==> flow/design.v <==
module mult(input [3:0] a, input [3:0] b, output reg [8:0] c
    );
always@(*)
c= a*b;
endmodule
module ad(input [8:0] a1, input [8:0] b1, output reg [9:0] c1
    );
always@(*)
c1= a1+b1;
endmodule
module ad2(input [8:0] a2, input [9:0] b2, output reg [10:0] c2
    );
always@(*)
c2= a2+b2;
endmodule
module ad3(input [8:0] a3, input [10:0] b3, output reg [11:0] c3
    );
always@(*)
c3= a3+b3;
endmodule
`timescale 1ns / 1ps
module mem_ram (input clk, wren, 
                input [3:0] d11,input [3:0] d12,input [3:0] d13,input [3:0] d14,input [3:0] d15,input [3:0] d16,input [3:0] d17,input [3:0]d18,
					 input [3:0] d21,input [3:0] d22,input [3:0] d23,input [3:0] d24,input [3:0] d25,input [3:0] d26,input [3:0] d27,input [3:0]d28,
					 input [3:0] d31,input [3:0] d32,input [3:0] d33,input [3:0] d34,input [3:0] d35,input [3:0] d36,input [3:0] d37,input [3:0]d38,
					 input [3:0] d41,input [3:0] d42,input [3:0] d43,input [3:0] d44,input [3:0] d45,input [3:0] d46,input [3:0] d47,input [3:0]d48,
					 input [3:0] r1,input [3:0] r2,
					 input [3:0] r3,input [3:0] r4,
					 output [11:0] w_sum11,
					 output [11:0] w_sum12,
					 output [11:0] w_sum13,
					 output [11:0] w_sum14,
					 output [11:0] w_sum15,
					 output [11:0] w_sum16,
					 output [11:0] w_sum17,
					 output [11:0] w_sum18
					 );
  reg [31:0] mem [3:0];  
  wire [8:0] p11, p21,p31,p41;
  wire [8:0] p12, p22,p32,p42;
  wire [8:0] p13, p23,p33,p43;
  wire [8:0] p14, p24,p34,p44;
  wire [8:0] p15, p25,p35,p45;
  wire [8:0] p16, p26,p36,p46;
  wire [8:0] p17, p27,p37,p47;
  wire [8:0] p18, p28,p38,p48;
wire [9:0] s11,s12,s13,s14,s15,s16,s17,s18;
wire [10:0] s21,s22,s23,s24,s25,s26,s27,s28;
wire [11:0] s31,s32,s33,s34,s35,s36,s37,s38;
  always @(posedge clk) 
      begin
            if (wren) begin
                mem[0][31-:4]<=d11;
					 mem[0][27-:4] <=d12;
					 mem[0][23-:4]<=d13;
					 mem[0][19-:4]<=d14;
					 mem[0][15-:4]<=d15;
					 mem[0][11-:4]<=d16;
					 mem[0][7-:4]<=d17;
					 mem[0][3-:4]<=d18;
					 mem[1][31-:4]<=d21;
					 mem[1][27-:4] <=d22;
					 mem[1][23-:4]<=d23;
					 mem[1][19-:4]<=d24;
					 mem[1][15-:4]<=d25;
					 mem[1][11-:4]<=d26;
					 mem[1][7-:4]<=d27;
					 mem[1][3-:4]<=d28;
					 mem[2][31-:4]<=d31;
					 mem[2][27-:4] <=d32;
					 mem[2][23-:4]<=d33;
					 mem[2][19-:4]<=d34;
					 mem[2][15-:4]<=d35;
					 mem[2][11-:4]<=d36;
					 mem[2][7-:4]<=d37;
					 mem[2][3-:4]<=d38;
					 mem[3][31-:4]<=d41;
					 mem[3][27-:4] <=d42;
					 mem[3][23-:4]<=d43;
					 mem[3][19-:4]<=d44;
					 mem[3][15-:4]<=d45;
					 mem[3][11-:4]<=d46;
					 mem[3][7-:4]<=d47;
					 mem[3][3-:4]<=d48;
            end
		end		 
generate
   mult m11(.a(r1),
				.b(mem[0][31-:4]),
				.c(p11) 
				);
	mult m21(
	         .a(r2),
				.b(mem[1][31-:4]),
				.c(p21)
	         );		
   mult m31(
	         .a(r3),
				.b(mem[2][31-:4]),
				.c(p31)
	         );		
   mult m41(
	         .a(r4),
				.b(mem[3][31-:4]), 
				.c(p41)
	         );	
  ad add11 ( 
            .a1(p11),
				.b1(p21),
				.c1(s11)
           );  
  ad2 add21 (
            .b2(s11),
				.a2(p31),
				.c2(s21)
          );
  ad3 add31 (
             .b3(s21),
				 .a3(p41),
				 .c3(s31)
				 );
    mult m12(.a(r1),
				.b(mem[0][27-:4]),
				.c(p12)
				);
	mult m22(
	         .a(r2),
				.b(mem[1][27-:4]),
				.c(p22)
	         );		
   mult m32(
	         .a(r3),
				.b(mem[2][27-:4]),
				.c(p32)
	         );		
   mult m42(
	         .a(r4),
				.b(mem[3][27-:4]), 
				.c(p42)
	         );	
  ad add12 ( 
            .a1(p12),
				.b1(p22),
				.c1(s12)
           );  
  ad2 add22 (
            .b2(s12),
				.a2(p32),
				.c2(s22)
          );
  ad3 add32 (
             .b3(s22),
				 .a3(p42),
				 .c3(s32)
				 );
   mult m13(.a(r1),
				.b(mem[0][23-:4]),
				.c(p13)
				);
	mult m23(
	         .a(r2),
				.b(mem[1][23-:4]),
				.c(p23)
	         );		
   mult m33(
	         .a(r3),
				.b(mem[2][23-:4]),
				.c(p33)
	         );		
   mult m43(
	         .a(r4),
				.b(mem[3][23-:4]), 
				.c(p43)
	         );	
  ad add13 ( 
            .a1(p13),
				.b1(p23),
				.c1(s13)
           );  
  ad2 add23 (
            .b2(s13),
				.a2(p33),
				.c2(s23)
          );
  ad3 add33 (
             .b3(s23),
				 .a3(p43),
				 .c3(s33)
				 );
  mult m14(.a(r1),
				.b(mem[0][19-:4]),
				.c(p14)
				);
	mult m24(
	         .a(r2),
				.b(mem[1][19-:4]),
				.c(p24)
	         );		
   mult m34(
	         .a(r3),
				.b(mem[2][19-:4]),
				.c(p34)
	         );		
   mult m44(
	         .a(r4),
				.b(mem[3][19-:4]), 
				.c(p44)
	         );	
  ad add14 ( 
            .a1(p14),
				.b1(p24),
				.c1(s14)
           );  
  ad2 add24 (
            .b2(s14),
				.a2(p34),
				.c2(s24)
          );
  ad3 add34 (
             .b3(s24),
				 .a3(p44),
				 .c3(s34)
				 );
  mult m15(.a(r1),
				.b(mem[0][15-:4]),
				.c(p15)
				);
	mult m25(
	         .a(r2),
				.b(mem[1][15-:4]),
				.c(p25)
	         );		
   mult m35(
	         .a(r3),
				.b(mem[2][15-:4]),
				.c(p35)
	         );		
   mult m45(
	         .a(r4),
				.b(mem[3][15-:4]), 
				.c(p45)
	         );	
  ad add15 ( 
            .a1(p15),
				.b1(p25),
				.c1(s15)
           );  
  ad2 add25 (
            .b2(s15),
				.a2(p35),
				.c2(s25)
          );
  ad3 add35 (
             .b3(s25),
				 .a3(p45),
				 .c3(s35)
				 );
   mult m16(.a(r1),
				.b(mem[0][11-:4]),
				.c(p16)
				);
	mult m26(
	         .a(r2),
				.b(mem[1][11-:4]),
				.c(p26)
	         );		
   mult m36(
	         .a(r3),
				.b(mem[2][11-:4]),
				.c(p36)
	         );		
   mult m46(
	         .a(r4),
				.b(mem[3][11-:4]), 
				.c(p46)
	         );	
  ad add16 ( 
            .a1(p16),
				.b1(p26),
				.c1(s16)
           );  
  ad2 add26 (
            .b2(s16),
				.a2(p36),
				.c2(s26)
          );
  ad3 add36 (
             .b3(s26),
				 .a3(p46),
				 .c3(s36)
				 );
   mult m17(.a(r1),
				.b(mem[0][7-:4]),
				.c(p17)
				);
	mult m27(
	         .a(r2),
				.b(mem[1][7-:4]),
				.c(p27)
	         );		
   mult m37(
	         .a(r3),
				.b(mem[2][7-:4]),
				.c(p37)
	         );		
   mult m47(
	         .a(r4),
				.b(mem[3][7-:4]), 
				.c(p47)
	         );	
  ad add17 ( 
            .a1(p17),
				.b1(p27),
				.c1(s17)
           );  
  ad2 add27 (
            .b2(s17),
				.a2(p37),
				.c2(s27)
          );
  ad3 add37 (
             .b3(s27),
				 .a3(p47),
				 .c3(s37)
				 );
  mult m18(.a(r1),
				.b(mem[0][3-:4]),
				.c(p18)
				);
	mult m28(
	         .a(r2),
				.b(mem[1][3-:4]),
				.c(p28)
	         );		
   mult m38(
	         .a(r3),
				.b(mem[2][3-:4]),
				.c(p38)
	         );		
   mult m48(
	         .a(r4),
				.b(mem[3][3-:4]), 
				.c(p48)
	         );	
  ad add18 ( 
            .a1(p18),
				.b1(p28),
				.c1(s18)
           );  
  ad2 add28 (
            .b2(s18),
				.a2(p38),
				.c2(s28)
          );
  ad3 add38 (
             .b3(s28),
				 .a3(p48),
				 .c3(s38)
				 );
assign w_sum11 =s31;
assign w_sum12 =s32;
assign w_sum13 =s33;
assign w_sum14 =s34;
assign w_sum15 =s35;
assign w_sum16 =s36;
assign w_sum17 =s37;
assign w_sum18 =s38;
endgenerate
endmodule
Hand-over note for mem_ram

==> Tool chain data of mem_ram <==
Module mem_ram before and after one edit of its RTL, step after step.
Lines under "orig" count in the file above, lines under "edited" in the edited file.
"delta" is "edited" less "orig", of the values as shown; "change_rel_pct" is that difference over "orig", in percent.
Operators carry their Yosys type and port widths (W data, S select, Z words).
Library cell names are shortened.
{ "inputs": {"design": "mem_ram", "clock": "clk", "lib": "sky130hd", "pvt_corner": "tt_025C_1v80"} }

==> Diff <==
Unified diff, file above to edited file.
A script made this edit. It was not meant as an optimisation and need not keep what the design does.
begin of diff
@@ -24,5 +24,5 @@
 					 input [3:0] d21,input [3:0] d22,input [3:0] d23,input [3:0] d24,input [3:0] d25,input [3:0] d26,input [3:0] d27,input [3:0]d28,
 					 input [3:0] d31,input [3:0] d32,input [3:0] d33,input [3:0] d34,input [3:0] d35,input [3:0] d36,input [3:0] d37,input [3:0]d38,
-					 input [3:0] d41,input [3:0] d42,input [3:0] d43,input [3:0] d44,input [3:0] d45,input [3:0] d46,input [3:0] d47,input [3:0]d48,
+					 input [3:0] d41,input [3:0] d42,input [3:0] d43,input [3:0] d44,input [3:0] d45,input [2:0] d46,input [3:0] d47,input [3:0]d48,
 					 input [3:0] r1,input [3:0] r2,
 					 input [3:0] r3,input [3:0] r4,
end of diff

==> Word level <==
Counts by Yosys on the flattened word-level netlist (proc, flatten, opt, wreduce). Print and check cells are left out. Cells with the same type and inputs are merged into one.
{ "word_totals": {"columns": ["item", "orig", "edited", "delta", "change_rel_pct"], "rows": [
  ["out_inout_bits", 96, 96, 0, 0.00],
  ["elab_cells", 88, 88, 0, 0.00],
  ["inputBits", 146, 145, -1, -0.68],
  ["regBits", 128, 127, -1, -0.78]
]} }
{ "op_classes": {"columns": ["item", "orig", "edited", "delta", "change_rel_pct"], "rows": [
  ["add_sub_neg", 24, 24, 0, 0.00],
  ["multipliers", 32, 32, 0, 0.00]
]} }
{ "ops": {"columns": ["operator", "orig", "edited", "delta", "change_rel_pct"], "rows": [
  ["$mul A4 B4 Y8", 32, 31, -1, -3.12],
  ["$add A8 B10 Y11", 8, 7, -1, -12.50],
  ["$add A7 B10 Y11", 0, 1, 1, null],
  ["$mul A4 B3 Y7", 0, 1, 1, null]
]} }
Unchanged operator kinds not shown: 2.

==> Depth <==
Depth = most cells in a row (Yosys ltp): at word level without a register or memory, in the mapped netlist without a sequential cell, where the memories' decode and read muxes count.
{ "depth": {"columns": ["item", "orig", "edited", "delta", "change_rel_pct"], "rows": [
  ["word_depth", 4, 4, 0, 0.00],
  ["abc_area", "0", "0", null, null],
  ["mapped_depth", 19, 19, 0, 0.00]
]} }

==> Netlist <==
Yosys stat after the flow's synthesis: flattened, memories mapped to cells. It holds for the ABC_AREA given above (unset counts as 0); a run with the other value may have another netlist.
{ "by_type": {"columns": ["type", "orig", "edited", "delta", "change_rel_pct"], "rows": [
  ["nand2_1", 183, 172, -11, -6.01],
  ["o21ai_0", 16, 25, 9, 56.25],
  ["inv_1", 575, 582, 7, 1.22],
  ["a211oi_2", 6, 0, -6, -100.00],
  ["o21ai_1", 6, 0, -6, -100.00],
  ["and2_1", 348, 353, 5, 1.44],
  ["a211oi_1", 7, 12, 5, 71.43],
  ["a21oi_2", 5, 0, -5, -100.00],
  ["fa_1", 384, 381, -3, -0.78],
  ["a21oi_1", 35, 38, 3, 8.57],
  ["ha_1", 288, 286, -2, -0.69],
  ["nor2_1", 16, 14, -2, -12.50],
  ["xor2_1", 14, 12, -2, -14.29],
  ["a21o_1", 13, 11, -2, -15.38],
  ["o211ai_1", 3, 5, 2, 66.67],
  ["nand2b_1", 2, 4, 2, 100.00],
  ["edfxtp_1", 128, 127, -1, -0.78],
  ["xnor2_1", 20, 21, 1, 5.00]
]} }
Unchanged cell types not shown: 7.
Not every row of either side is listed.
{ "synth_totals": {"columns": ["item", "orig", "edited", "delta", "change_rel_pct"], "rows": [
  ["seq_area_um2", 3843.7, 3813.7, -30.0, -0.78],
  ["buffers", 56, 56, 0, 0.00],
  ["cells", 2174, 2165, -9, -0.41],
  ["ffs", 128, 127, -1, -0.78],
  ["mapped_area_um2", 21848.5, 21670.8, -177.7, -0.81]
]} }
The figures by module come from a second, unflattened synthesis with its own total; it is not the netlist above.
{ "unflattened": {"columns": ["item", "orig", "edited", "delta", "change_rel_pct"], "rows": [
  ["cells_unflattened", 3088, 3088, 0, 0.00],
  ["hier_area_um2", 28577.4, 28551.1, -26.3, -0.09]
]} }
Rows give one instance, submodules left out.
{ "by_module_orig": {"columns": ["mod", "n_inst", "n_cells", "mod_area_um2", "mod_seq_area_um2"], "rows": [
  ["mult", 32, 53, 459.2, 0.0],
  ["mem_ram", 1, 128, 3843.7, 3843.7],
  ["ad3", 8, 63, 475.5, 0.0],
  ["ad2", 8, 53, 431.7, 0.0],
  ["ad", 8, 42, 347.8, 0.0]
]} }
{ "by_module_edited": {"columns": ["mod", "n_inst", "n_cells", "mod_area_um2", "mod_seq_area_um2"], "rows": [
  ["mult", 32, 53, 459.2, 0.0],
  ["mem_ram", 1, 128, 3817.4, 3813.7],
  ["ad3", 8, 63, 475.5, 0.0],
  ["ad2", 8, 53, 431.7, 0.0],
  ["ad", 8, 42, 347.8, 0.0]
]} }

==> Worst setup path after synthesis <==
Source: OpenSTA report_checks on the synthesized netlist (no wires, ideal clock, input and output delay 20% of the period each), path of least setup slack; recovery checks are left aside. Register names are those of the netlist, which keeps one name where synthesis merged equal registers.
{ "synth_timing": {"columns": ["item", "orig", "edited", "delta", "change_rel_pct"], "rows": [
  ["path_type", "input to output", "input to output", null, null],
  ["startpoint", "input r4[3]", "input r4[3]", null, null],
  ["endpoint", "output w_sum12[10]", "output w_sum16[9]", null, null],
  ["path_delay_ps", 4473, 4835, 362, 8.09],
  ["input_delay_ps", 2000, 2000, 0, 0.00],
  ["arrival_ps", 6473, 6835, 362, 5.59],
  ["t_required_ps", 8000, 8000, 0, 0.00],
  ["driving_pins", 16, 19, 3, 18.75],
  ["path_slack_ps", 1527, 1165, -362, null],
  ["period_ps", 10000, 10000, 0, 0.00],
  ["launch_ps", 2000, 2000, 0, 0.00],
  ["synth_period_reached_ps", 8473, 8835, 362, 4.27]
]} }
"path_delay_ps" = arrival - input delay + setup time.
A path that ends at an output port has no setup time.
"driving_pins" counts driving pins, that of a launching flip-flop among them; a cell with two outputs on the path counts twice.
"synth_period_reached_ps" is the clock period less the worst setup slack; recovery checks do not enter. This is arithmetic on one report: input and output delays are still those of the set period (20% each).
The rows between start and end are the longest chain of elaborated cells between them; the timing report does not say that the signal goes this way. Where chains are equally long, one stands for them.
A line is the first line of the expression or statement that the cell stems from. Yosys adds cells for indexed reads and writes and turns some case tables into memories.
{ "synth_via_orig": {"path_cell_list": "clkbuf_1 > nand2_1 > fa_1 > fa_1 > inv_1 > fa_1 > fa_1 > fa_1 > inv_1 > fa_1 > inv_1 > ha_1 > a211o_1 > a21oi_2 > a21oi_1 > o21a_1", "elab_chain_len": 2} }
{ "synth_rtl_orig": {"columns": ["item", "line_no", "rtl"], "rows": [
  ["start, declared", 28, "input [3:0] r3,input [3:0] r4,"],
  ["$mul A4 B4 Y8", 4, "c= a*b;"],
  ["$add A8 B10 Y11", 19, "c3= a3+b3;"],
  ["end, declared", 30, "output [11:0] w_sum12,"]
]} }
{ "synth_via_edited": {"path_cell_list": "clkbuf_1 > and2_1 > fa_1 > inv_1 > fa_1 > inv_1 > fa_1 > fa_1 > fa_1 > inv_1 > fa_1 > inv_1 > ha_1 > inv_1 > fa_1 > nor2b_4 > o31a_1 > or4b_1 > nand3_1", "elab_chain_len": 2} }
{ "synth_rtl_edited": {"columns": ["item", "line_no", "rtl"], "rows": [
  ["start, declared", 28, "input [3:0] r3,input [3:0] r4,"],
  ["$mul A4 B3 Y7", 4, "c= a*b;"],
  ["$add A7 B10 Y11", 19, "c3= a3+b3;"],
  ["end, declared", 34, "output [11:0] w_sum16,"]
]} }

==> Path in the finished layout <==
Path of least setup slack in the final report of each run of set A (OpenROAD, finished layout, wires in). Where an end is a register, its clock arrival counts in the times.
The path's times are printed in steps of 10 ps; the period is the one set.
{ "layout_timing": {"columns": ["item", "orig", "edited", "delta", "change_rel_pct"], "rows": [
  ["path_type", "input to output", "input to output", null, null],
  ["startpoint", "input r3[3]", "input r1[0]", null, null],
  ["endpoint", "output w_sum12[10]", "output w_sum11[8]", null, null],
  ["path_slack_ps", 230, 170, -60, null],
  ["t_required_ps", 7770, 7770, 0, 0.00],
  ["arrival_ps", 7540, 7600, 60, 0.80],
  ["period_ps", 9710, 9710, 0, 0.00],
  ["launch_ps", 1940, 1940, 0, 0.00],
  ["driving_pins", 19, 21, 2, 10.53],
  ["input_delay_ps", 1940, 1940, 0, 0.00]
]} }
The rows between start and end are the longest chain of elaborated cells between them; the timing report does not say that the signal goes this way. Where chains are equally long, one stands for them.
{ "layout_via_orig": {"path_cell_list": "clkdlybuf4s50_1 > buf_12 > and2_1 > fa_1 > inv_1 > fa_1 > fa_1 > inv_1 > fa_1 > fa_1 > inv_1 > fa_1 > inv_1 > ha_2 > a211o_1 > a21oi_2 > a21oi_1 > o21a_1 > clkdlybuf4s50_1", "elab_chain_len": 3} }
{ "layout_rtl_orig": {"columns": ["item", "line_no", "rtl"], "rows": [
  ["start, declared", 28, "input [3:0] r3,input [3:0] r4,"],
  ["$mul A4 B4 Y8", 4, "c= a*b;"],
  ["$add A8 B9 Y10", 14, "c2= a2+b2;"],
  ["$add A8 B10 Y11", 19, "c3= a3+b3;"],
  ["end, declared", 30, "output [11:0] w_sum12,"]
]} }
{ "layout_via_edited": {"path_cell_list": "clkdlybuf4s50_1 > buf_4 > buf_4 > buf_12 > and2_1 > fa_1 > inv_1 > fa_1 > inv_1 > fa_1 > fa_1 > inv_1 > fa_1 > inv_1 > ha_1 > fa_1 > a211o_1 > a21oi_2 > a21oi_1 > nor2b_1 > clkdlybuf4s50_1", "elab_chain_len": 4} }
{ "layout_rtl_edited": {"columns": ["item", "line_no", "rtl"], "rows": [
  ["start, declared", 27, "input [3:0] r1,input [3:0] r2,"],
  ["$mul A4 B4 Y8", 4, "c= a*b;"],
  ["$add A8 B8 Y9", 9, "c1= a1+b1;"],
  ["$add A8 B9 Y10", 14, "c2= a2+b2;"],
  ["$add A8 B10 Y11", 19, "c3= a3+b3;"],
  ["end, declared", 29, "output [11:0] w_sum11,"]
]} }

==> Layout results <==
Both versions went through the flow (Yosys, OpenROAD) with the same settings in each pair. Constraints: input delay and output delay 20% of the set period each, output load 0.01 pF.
{ "settings_set_A": {"period_ns": 9.71, "CAP_MARGIN": 20, "CORE_MARGIN": 2, "CORE_UTILIZATION": 40, "SLEW_MARGIN": 20} }
{ "results_set_A": {"columns": ["item", "orig", "edited", "delta", "change_rel_pct"], "rows": [
  ["synth_chip_area_um2", 21848.5, 21670.8, -177.7, -0.81],
  ["timing.setup.ws_ps", 227, 172, -55, null],
  ["stdcell_area_um2", 25724.7, 25772.2, 47.5, 0.18],
  ["timing.achieved_period_ps", 9483, 9538, 55, 0.58],
  ["utilization_pct", 47.7, 48.0, 0.3, null],
  ["tns_ps", 0, 0, 0, null],
  ["design.die.area_um2", 56506.0, 56055.3, -450.7, -0.80]
]} }
{ "settings_set_B": {"CAP_MARGIN": 40, "CORE_MARGIN": 6, "CORE_UTILIZATION": 54, "GPL_TIMING_DRIVEN": 1, "PLACE_DENSITY": 0.82, "SETUP_SLACK_MARGIN": -0.77, "TNS_END_PERCENT": 55, "period_ns": 11.2, "SLEW_MARGIN": 20} }
{ "results_set_B": {"columns": ["item", "orig", "edited", "delta", "change_rel_pct"], "rows": [
  ["synth_chip_area_um2", 21848.5, 21670.8, -177.7, -0.81],
  ["timing.setup.ws_ps", 791, 545, -246, null],
  ["stdcell_area_um2", 25394.4, 25249.2, -145.2, -0.57],
  ["timing.achieved_period_ps", 10409, 10655, 246, 2.36],
  ["utilization_pct", 63.8, 64.6, 0.8, null],
  ["tns_ps", 0, 0, 0, null],
  ["design.die.area_um2", 45430.8, 45081.9, -348.9, -0.77]
]} }
"timing.achieved_period_ps" = clock period - worst setup slack. The figure is calculated, with input and output delays left at 20% of the set period.

End of note.
